==> flow/design.v <==
module alu_top (
    input             clk,
    input      [15:0] a,
    input      [15:0] b,
    input      [2:0]  opcode,
    input      [1:0]  mode,
    output reg [31:0] result,
    output reg        eq
);
    reg [15:0] a_q;
    reg [15:0] b_q;
    reg [2:0]  opcode_q;
    reg [1:0]  mode_q;
    wire [31:0] alu_out;
    wire        alu_eq;
    ALU u_alu (.a(a_q), .b(b_q), .opcode(opcode_q), .mode(mode_q),
               .outALU(alu_out), .eq(alu_eq));
    always @(posedge clk) begin
        a_q      <= a;
        b_q      <= b;
        opcode_q <= opcode;
        mode_q   <= mode;
        result   <= alu_out;
        eq       <= alu_eq;
    end
endmodule

`timescale 1ns / 1ps
module logic_unit(a,b,opcode,outlu,eq);
input [15:0] a;
input [15:0] b;
input [2:0] opcode;
output [31:0] outlu;
output eq;
reg [31:0] outlu;
reg eq;
always@(a,b,opcode)
begin
	case(opcode)
	3'b000: outlu = {16'h0000, (a & b)};
	3'b001: outlu = {16'h0000, (a | b)};
	3'b010: outlu = {16'h0000, (a ^ b)};
	3'b011: outlu = {16'h0000, (~ a)};	
	default outlu = 32'h00000000;
	endcase
end
always@(a,b)
begin
	if( a == b) begin
	eq = 1;
	end
	else begin
	eq = 0;
	end
end
endmodule
`timescale 1ns / 1ps
module arith(a,b,opcode,outau);
input [15:0] a;
input [15:0] b;
input [2:0] opcode;
output [31:0] outau;
reg [31:0] outau;
always@(a,b,opcode)
begin
	case(opcode)
	3'b000: outau = {16'h0000, a + b};
	3'b001: outau = a * b;
	3'b010: if (a > b) begin
		outau = a - b;
		end
		else begin
		outau = b - a;
		end
	3'b011: if (a > b) begin
		outau = (b == 16'h0000) ? 32'hFFFFFFFF : a / b;
		end
		else begin
		outau = (a == 16'h0000) ? 32'hFFFFFFFF : b / a;
		end
	3'b100: outau = a + 1;
	3'b101: outau = a - 1;
	default outau = 32'h00000000;
	endcase
end
endmodule
`timescale 1ns / 1ps
module crypto(a,opcode,outcu);
input [15:0] a;
input [2:0] opcode;
output reg [31:0] outcu;
integer i;
always@(a,opcode)
begin
	outcu = 32'h00000000;
	case(opcode)
    3'b000: outcu = (a>>1) ^ a;
    3'b001: begin
        for (i=0; i<16; i=i+1) begin
        outcu[i] = ^(a>>i);  
    end
    end
	default outcu = 32'h00000000;
	endcase
end   
endmodule
`timescale 1ns / 1ps
module ALU( a, b, opcode, mode, outALU, eq);
input [15:0] a;
input [15:0] b;
input [2:0] opcode;
input [1:0] mode;
output [31:0] outALU;
output  eq;
reg [31:0] outALU;
reg eq;
wire [31:0] outau;
wire [31:0] outlu;
wire [31:0] outcu;
wire teq;
arith a1 (.a(a), .b(b), .opcode(opcode), .outau(outau));
logic_unit l1 (.a(a), .b(b), .opcode(opcode), .outlu(outlu), .eq(teq));
crypto d1 (.a(a),.opcode(opcode), .outcu(outcu));
always@(*)
begin
	if(mode == 2'b00) begin
	outALU = outlu;
	end
	else if (mode == 2'b01) begin
	outALU = outau;
	end
	else if (mode == 2'b10) begin
	outALU = outcu;
	end
	else begin
	outALU = 32'h00000000;
	end
	eq = teq;
end
endmodule
# Tool chain data of alu_top
# Tool output for the design above before and after an edit, in the order of the flow.
# Lines under "before" count in the file above, lines under "after" in the edited file.
# "change": "after" minus "before" as printed here. "change_rel_pct": 100 x difference / "before".
# Operators: Yosys type, input widths -> output width; for muxes data width and select width s.
# Cell names lack the library's common part.
# Not given: n/a
# inputs
top	alu_top
clock	clk
lib	sky130hd
lib_corner	tt_025C_1v80

# Edit of the RTL
# Unified diff, file above to edited file.
# A script made this edit. It changes what the design does and was not meant as an optimisation.
# begin of diff
@@ -25,5 +25,4 @@
     end
 endmodule
-
 `timescale 1ns / 1ps
 module logic_unit(a,b,opcode,outlu,eq);
@@ -121,5 +120,8 @@
 arith a1 (.a(a), .b(b), .opcode(opcode), .outau(outau));
 logic_unit l1 (.a(a), .b(b), .opcode(opcode), .outlu(outlu), .eq(teq));
-crypto d1 (.a(a),.opcode(opcode), .outcu(outcu));
+wire [31:0] outcu_m, outcu_s;
+crypto d1 (.a(a),.opcode(opcode), .outcu(outcu_m));
+crypto d1_alt (.a(~a), .opcode(opcode), .outcu(outcu_s));
+assign outcu = outcu_m ^ outcu_s;
 always@(*)
 begin
# end of diff

# After elaboration
# Yosys after proc, flatten, opt, wreduce and memory -nomap, before mapping. Enables and synchronous resets that opt folds into registers are not counted as muxes. Memory bits, and registers merged into a memory's read port (data or address), are not among the register bits. Print and check cells are not counted. Equal cells are merged and count once.
# classes
item	before	after	change	change_rel_pct
multipliers	1	1	0	0.00
compare	1	1	0	0.00
reduce_and_logical	20	36	16	80.00
n_mux	26	42	16	61.54
add_sub_neg	5	5	0	0.00
logic	5	7	2	40.00
equal	8	8	0	0.00
n_div	2	2	0	0.00
# op_table
operator	before	after	change	change_rel_pct
$pmux 1 s2	16	32	16	100.00
$reduce_xor 16->1	16	32	16	100.00
$mux 32	6	7	1	16.67
$mux 16	1	0	-1	-100.00
$xor 15x16->16	1	2	1	100.00
$xor 16x16->16	1	2	1	100.00
# Operator kinds equal on both sides are left out: 22.
# bits
item	before	after	change	change_rel_pct
in_bits	38	38	0	0.00
wordCells	74	108	34	45.95
ff_bits	70	70	0	0.00
output_inout_bits	33	33	0	0.00

# Depth
# Yosys ltp: most cells in a row. Word level: on the elaborated netlist, between registers, memories and ports. Mapped: between sequential cells and ports; inverters and the memories' decode and read muxes count.
# logic_depth
item	before	after	change	change_rel_pct
ltp_word	6	7	1	16.67
abc_area	0	0	n/a	n/a
depth_mapped	501	492	-9	-1.80
ltp_nobuf	460	453	-7	-1.52

# After synthesis
# Source: synth_stat.txt of the flow (Yosys; design flattened, memories mapped). It holds for the ABC_AREA given above (unset counts as 0); a run with the other value may have another netlist.
# types
cell	before	after	change	change_rel_pct
nor2_1	500	447	-53	-10.60
inv_1	352	323	-29	-8.24
xor2_1	100	77	-23	-23.00
o21a_1	200	219	19	9.50
ha_1	592	577	-15	-2.53
a221o_1	18	3	-15	-83.33
buf_1	31	18	-13	-41.94
a22oi_1	19	6	-13	-68.42
or2_2	56	45	-11	-19.64
o22ai_1	34	23	-11	-32.35
nand2_1	527	517	-10	-1.90
o21ai_0	208	198	-10	-4.81
clkbuf_1	129	119	-10	-7.75
mux2i_1	48	38	-10	-20.83
o221ai_1	19	9	-10	-52.63
a2111oi_0	12	2	-10	-83.33
a31oi_1	53	44	-9	-16.98
o41ai_1	15	6	-9	-60.00
# Cell types equal on both sides are left out: 21.
# The list need not be complete.
# mapped
item	before	after	change	change_rel_pct
mapped_cells	4948	4730	-218	-4.41
ffs	70	70	0	0.00
synth_area_mm2	0.0366089	0.0352375	-0.0013714	-3.75
sequential_area_mm2	0.0014013	0.0014013	0.0000000	0.00
n_buf	187	165	-22	-11.76
# By module: a second synthesis without flattening, with its own total; a netlist apart from the flattened one above.
# unflattened
item	before	after	change	change_rel_pct
cells_unflattened	5049	5145	96	1.90
area_unflattened_mm2	0.0379426	0.0384982	0.0005556	1.46
# Rows give one instance, submodules left out.
# modules_before
module	mod_seq_area_mm2	area_mm2	instances	cells
arith	0	0.0337724	1	4635
alu_top	0.0014013	0.0014013	1	70
logic_unit	0	0.0011874	1	162
crypto	0	0.0007945	1	105
ALU	0	0.000787	1	77
# modules_after
module	mod_seq_area_mm2	area_mm2	instances	cells
arith	0	0.0333507	1	4579
crypto	0	0.0007945	2	105
alu_top	0.0014013	0.0014013	1	70
logic_unit	0	0.0011874	1	162
ALU	0	0.0009697	1	124

# Timing after synthesis
# OpenSTA on the mapped netlist: ideal clock, no wires. The path of least setup slack (recovery checks aside). Input and output delay are each 20% of the period. Register names are those of the netlist, which keeps one name where synthesis merged equal registers.
# synth_path
item	before	after	change	change_rel_pct
kind	reg-to-reg	reg-to-reg	n/a	n/a
start	register a_q[1]	register a_q[12]	n/a	n/a
end	register result[0]	register result[0]	n/a	n/a
arrival_time_ps	99069	93574	-5495	-5.55
setup_slack_ps	-9189	-3711	5478	n/a
required_time_ps	89880	89863	-17	-0.02
delay_ps	99189	93711	-5478	-5.52
tclk_ps	90000	90000	0	0.00
path_stages	478	476	-2	-0.42
setup_ps	120	137	17	n/a
t_first_pin_ps	0	0	0	n/a
synth_period_reached_ps	99189	93711	-5478	-5.52
# "delay_ps" = arrival - input delay + setup time.
# "path_stages" counts driving pins, that of a launching flip-flop among them; a cell with two outputs on the path counts twice.
# "synth_period_reached_ps" is the clock period less the worst setup slack; recovery checks do not enter. This is arithmetic on one report: input and output delays are still those of the set period (20% each).
# Between the ends stands the longest chain of elaborated cells between them, by number of cells; it is not shown to be the way that was timed. Of several equally long chains one is given.
# Each line given opens the expression or statement behind the cell; cells for indexed reads and writes are added by Yosys, which also makes memories of some case tables.
# synth_via_before
path_cell_list	dfxtp_1 clkbuf_1 inv_1 clkbuf_1 ha_1 or4_1 or4_1 buf_2 buf_2 nand2_1 clkbuf_1 buf_1 clkbuf_1 clkbuf_1 clkbuf_1 nor2_1 a21oi_1 ha_1 (+442 left out) a21o_1 inv_1 nand3_2 nor3_4 buf_2 nand2_1 o21ai_1 ha_1 a21o_1 a21o_1 a21oi_1 o2111ai_1 or3_1 a211oi_1 nand4_1 a211oi_1 o211ai_1 o31a_1
elab_chain_len	6
cells_between	15
# synth_rtl_before
item	line_no	rtl
from (decl)	10	reg [15:0] a_q;
from (assign)	19	a_q      <= a;
$div 16x16->32	79	outau = (a == 16'h0000) ? 32'hFFFFFFFF : b / a;
$mux 32	79
$mux 32	75	3'b011: if (a > b) begin
$pmux 32 s6	66	case(opcode)
$mux 32	129	else if (mode == 2'b01) begin
$mux 32	126	if(mode == 2'b00) begin
to (assign)	23	result   <= alu_out;
to (decl)	7	output reg [31:0] result,
# synth_via_after
path_cell_list	dfxtp_1 clkbuf_1 clkinv_1 ha_1 buf_4 or4_4 or4_4 nor2_2 o21ai_1 buf_2 nand2_1 clkbuf_1 clkbuf_1 clkbuf_1 clkbuf_1 clkbuf_1 clkbuf_1 buf_1 (+440 left out) a21oi_1 or4b_1 nor2_4 nand2_2 buf_2 nor2_1 a21oi_1 ha_1 a21o_1 a21o_1 a221oi_1 o2111ai_1 a211o_1 or4b_1 nor4b_1 nand4_1 nor4_1 a22oi_2
cells_between	18
# synth_rtl_after
item	line_no	rtl
from (decl)	10	reg [15:0] a_q;
from (assign)	19	a_q      <= a;
to (assign)	23	result   <= alu_out;
to (decl)	7	output reg [31:0] result,
# after: No chain of elaborated cells between the ends is given.

# Worst path after layout
# From the final timing report of each run of pair 1: the path of least setup slack in the routed layout; clock arrival at registers is part of the times.
# The report prints the path's times to 10 ps; the period is as set.
# layout_path
item	before	after	change	change_rel_pct
kind	reg-to-reg	reg-to-reg	n/a	n/a
start	register a_q[15]	register b_q[3]	n/a	n/a
end	register result[0]	register result[0]	n/a	n/a
required_time_ps	90310	90280	-30	-0.03
tclk_ps	90000	90000	0	0.00
setup_slack_ps	4250	4570	320	n/a
arrival_time_ps	86060	85700	-360	-0.42
path_stages	447	422	-25	-5.59
setup_ps	100	120	20	n/a
t_first_pin_ps	400	400	0	0.00
# Between the ends stands the longest chain of elaborated cells between them, by number of cells; it is not shown to be the way that was timed. Of several equally long chains one is given.
# layout_via_before
path_cell_list	dfxtp_1 inv_1 ha_2 or4_4 or4_4 a211o_1 nand3_4 nand3_2 a22oi_2 o21ai_1 inv_1 ha_4 o21ai_2 nand2b_1 nand3_1 nor2_1 a31oi_2 nor2_2 (+411 left out) a21o_1 a21o_1 inv_2 nand3_4 nor3_4 buf_12 mux2_2 ha_1 nand4_1 nor2_1 a21oi_1 o2111ai_1 or3_1 a211oi_2 nand4_1 a211oi_2 o211ai_1 o31a_1
elab_chain_len	6
cells_between	14
# layout_rtl_before
item	line_no	rtl
from (decl)	10	reg [15:0] a_q;
from (assign)	19	a_q      <= a;
$div 16x16->32	79	outau = (a == 16'h0000) ? 32'hFFFFFFFF : b / a;
$mux 32	79
$mux 32	75	3'b011: if (a > b) begin
$pmux 32 s6	66	case(opcode)
$mux 32	129	else if (mode == 2'b01) begin
$mux 32	126	if(mode == 2'b00) begin
to (assign)	23	result   <= alu_out;
to (decl)	7	output reg [31:0] result,
# layout_via_after
path_cell_list	dfxtp_1 buf_4 clkinvlp_4 ha_1 nor3_1 a221oi_1 nor3_1 buf_4 o21ai_1 nand2_4 nor2_2 a21oi_4 ha_4 o21a_1 o22ai_4 mux2_4 ha_1 a21oi_2 (+386 left out) a21oi_4 or4b_4 nor2_4 buf_12 nand2_4 nor2_1 a21oi_1 ha_1 a21o_1 a21o_1 a21oi_1 o21ai_0 a211o_1 or4b_1 nor4b_2 nand4_1 nor4_2 a22oi_2
elab_chain_len	6
cells_between	11
# layout_rtl_after
item	line_no	rtl
from (decl)	11	reg [15:0] b_q;
from (assign)	20	b_q      <= b;
$div 16x16->32	78	outau = (a == 16'h0000) ? 32'hFFFFFFFF : b / a;
$mux 32	78
$mux 32	74	3'b011: if (a > b) begin
$pmux 32 s6	65	case(opcode)
$mux 32	131	else if (mode == 2'b01) begin
$mux 32	128	if(mode == 2'b00) begin
to (assign)	23	result   <= alu_out;
to (decl)	7	output reg [31:0] result,

# Flow runs
# Both versions went through the flow (Yosys, OpenROAD) with the same settings in each pair. Constraints: input delay and output delay 20% of the set period each, output load 0.01 pF.
# flow_settings_pair_1
period_ns	90.0
CAP_MARGIN	20
CORE_MARGIN	2
CORE_UTILIZATION	40
SLEW_MARGIN	20
# measured_pair_1
item	before	after	change	change_rel_pct
period_reached_ps	85750	85427	-323	-0.38
worstSetupSlack_ps	4250	4573	323	n/a
cell_area_final_mm2	0.0440072	0.0401585	-0.0038487	-8.75
setup_tns_ps	0	0	0	n/a
util_pct	48.7	46.1	-2.6	n/a
die_area_mm2	0.0939576	0.0904836	-0.0034740	-3.70
hold_ws_ps	888	476	-412	n/a
synthArea_mm2	0.0366089	0.0352375	-0.0013714	-3.75
# flow_settings_pair_2
CELL_PAD_IN_SITES_DETAIL_PLACEMENT	2
CELL_PAD_IN_SITES_GLOBAL_PLACEMENT	0
CORE_ASPECT_RATIO	0.98
CORE_MARGIN	9
CORE_UTILIZATION	24
CTS_CLUSTER_DIAMETER	235
MAX_ROUTING_LAYER	met4
PLACE_DENSITY_LB_ADDON	0.17
SETUP_SLACK_MARGIN	5.0
period_ns	84.0
CAP_MARGIN	20
SLEW_MARGIN	20
# measured_pair_2
item	before	after	change	change_rel_pct
period_reached_ps	87686	82868	-4818	-5.49
worstSetupSlack_ps	-3686	1132	4818	n/a
cell_area_final_mm2	0.0520199	0.0471677	-0.0048522	-9.33
setup_tns_ps	-5584	0	5584	n/a
util_pct	34.4	32.5	-1.9	n/a
die_area_mm2	0.166922	0.160942	-0.005980	-3.58
hold_ws_ps	1050	963	-87	n/a
synthArea_mm2	0.0366089	0.0352375	-0.0013714	-3.75
# "period_reached_ps" = clock period - worst setup slack. The figure is calculated, with input and output delays left at 20% of the set period.
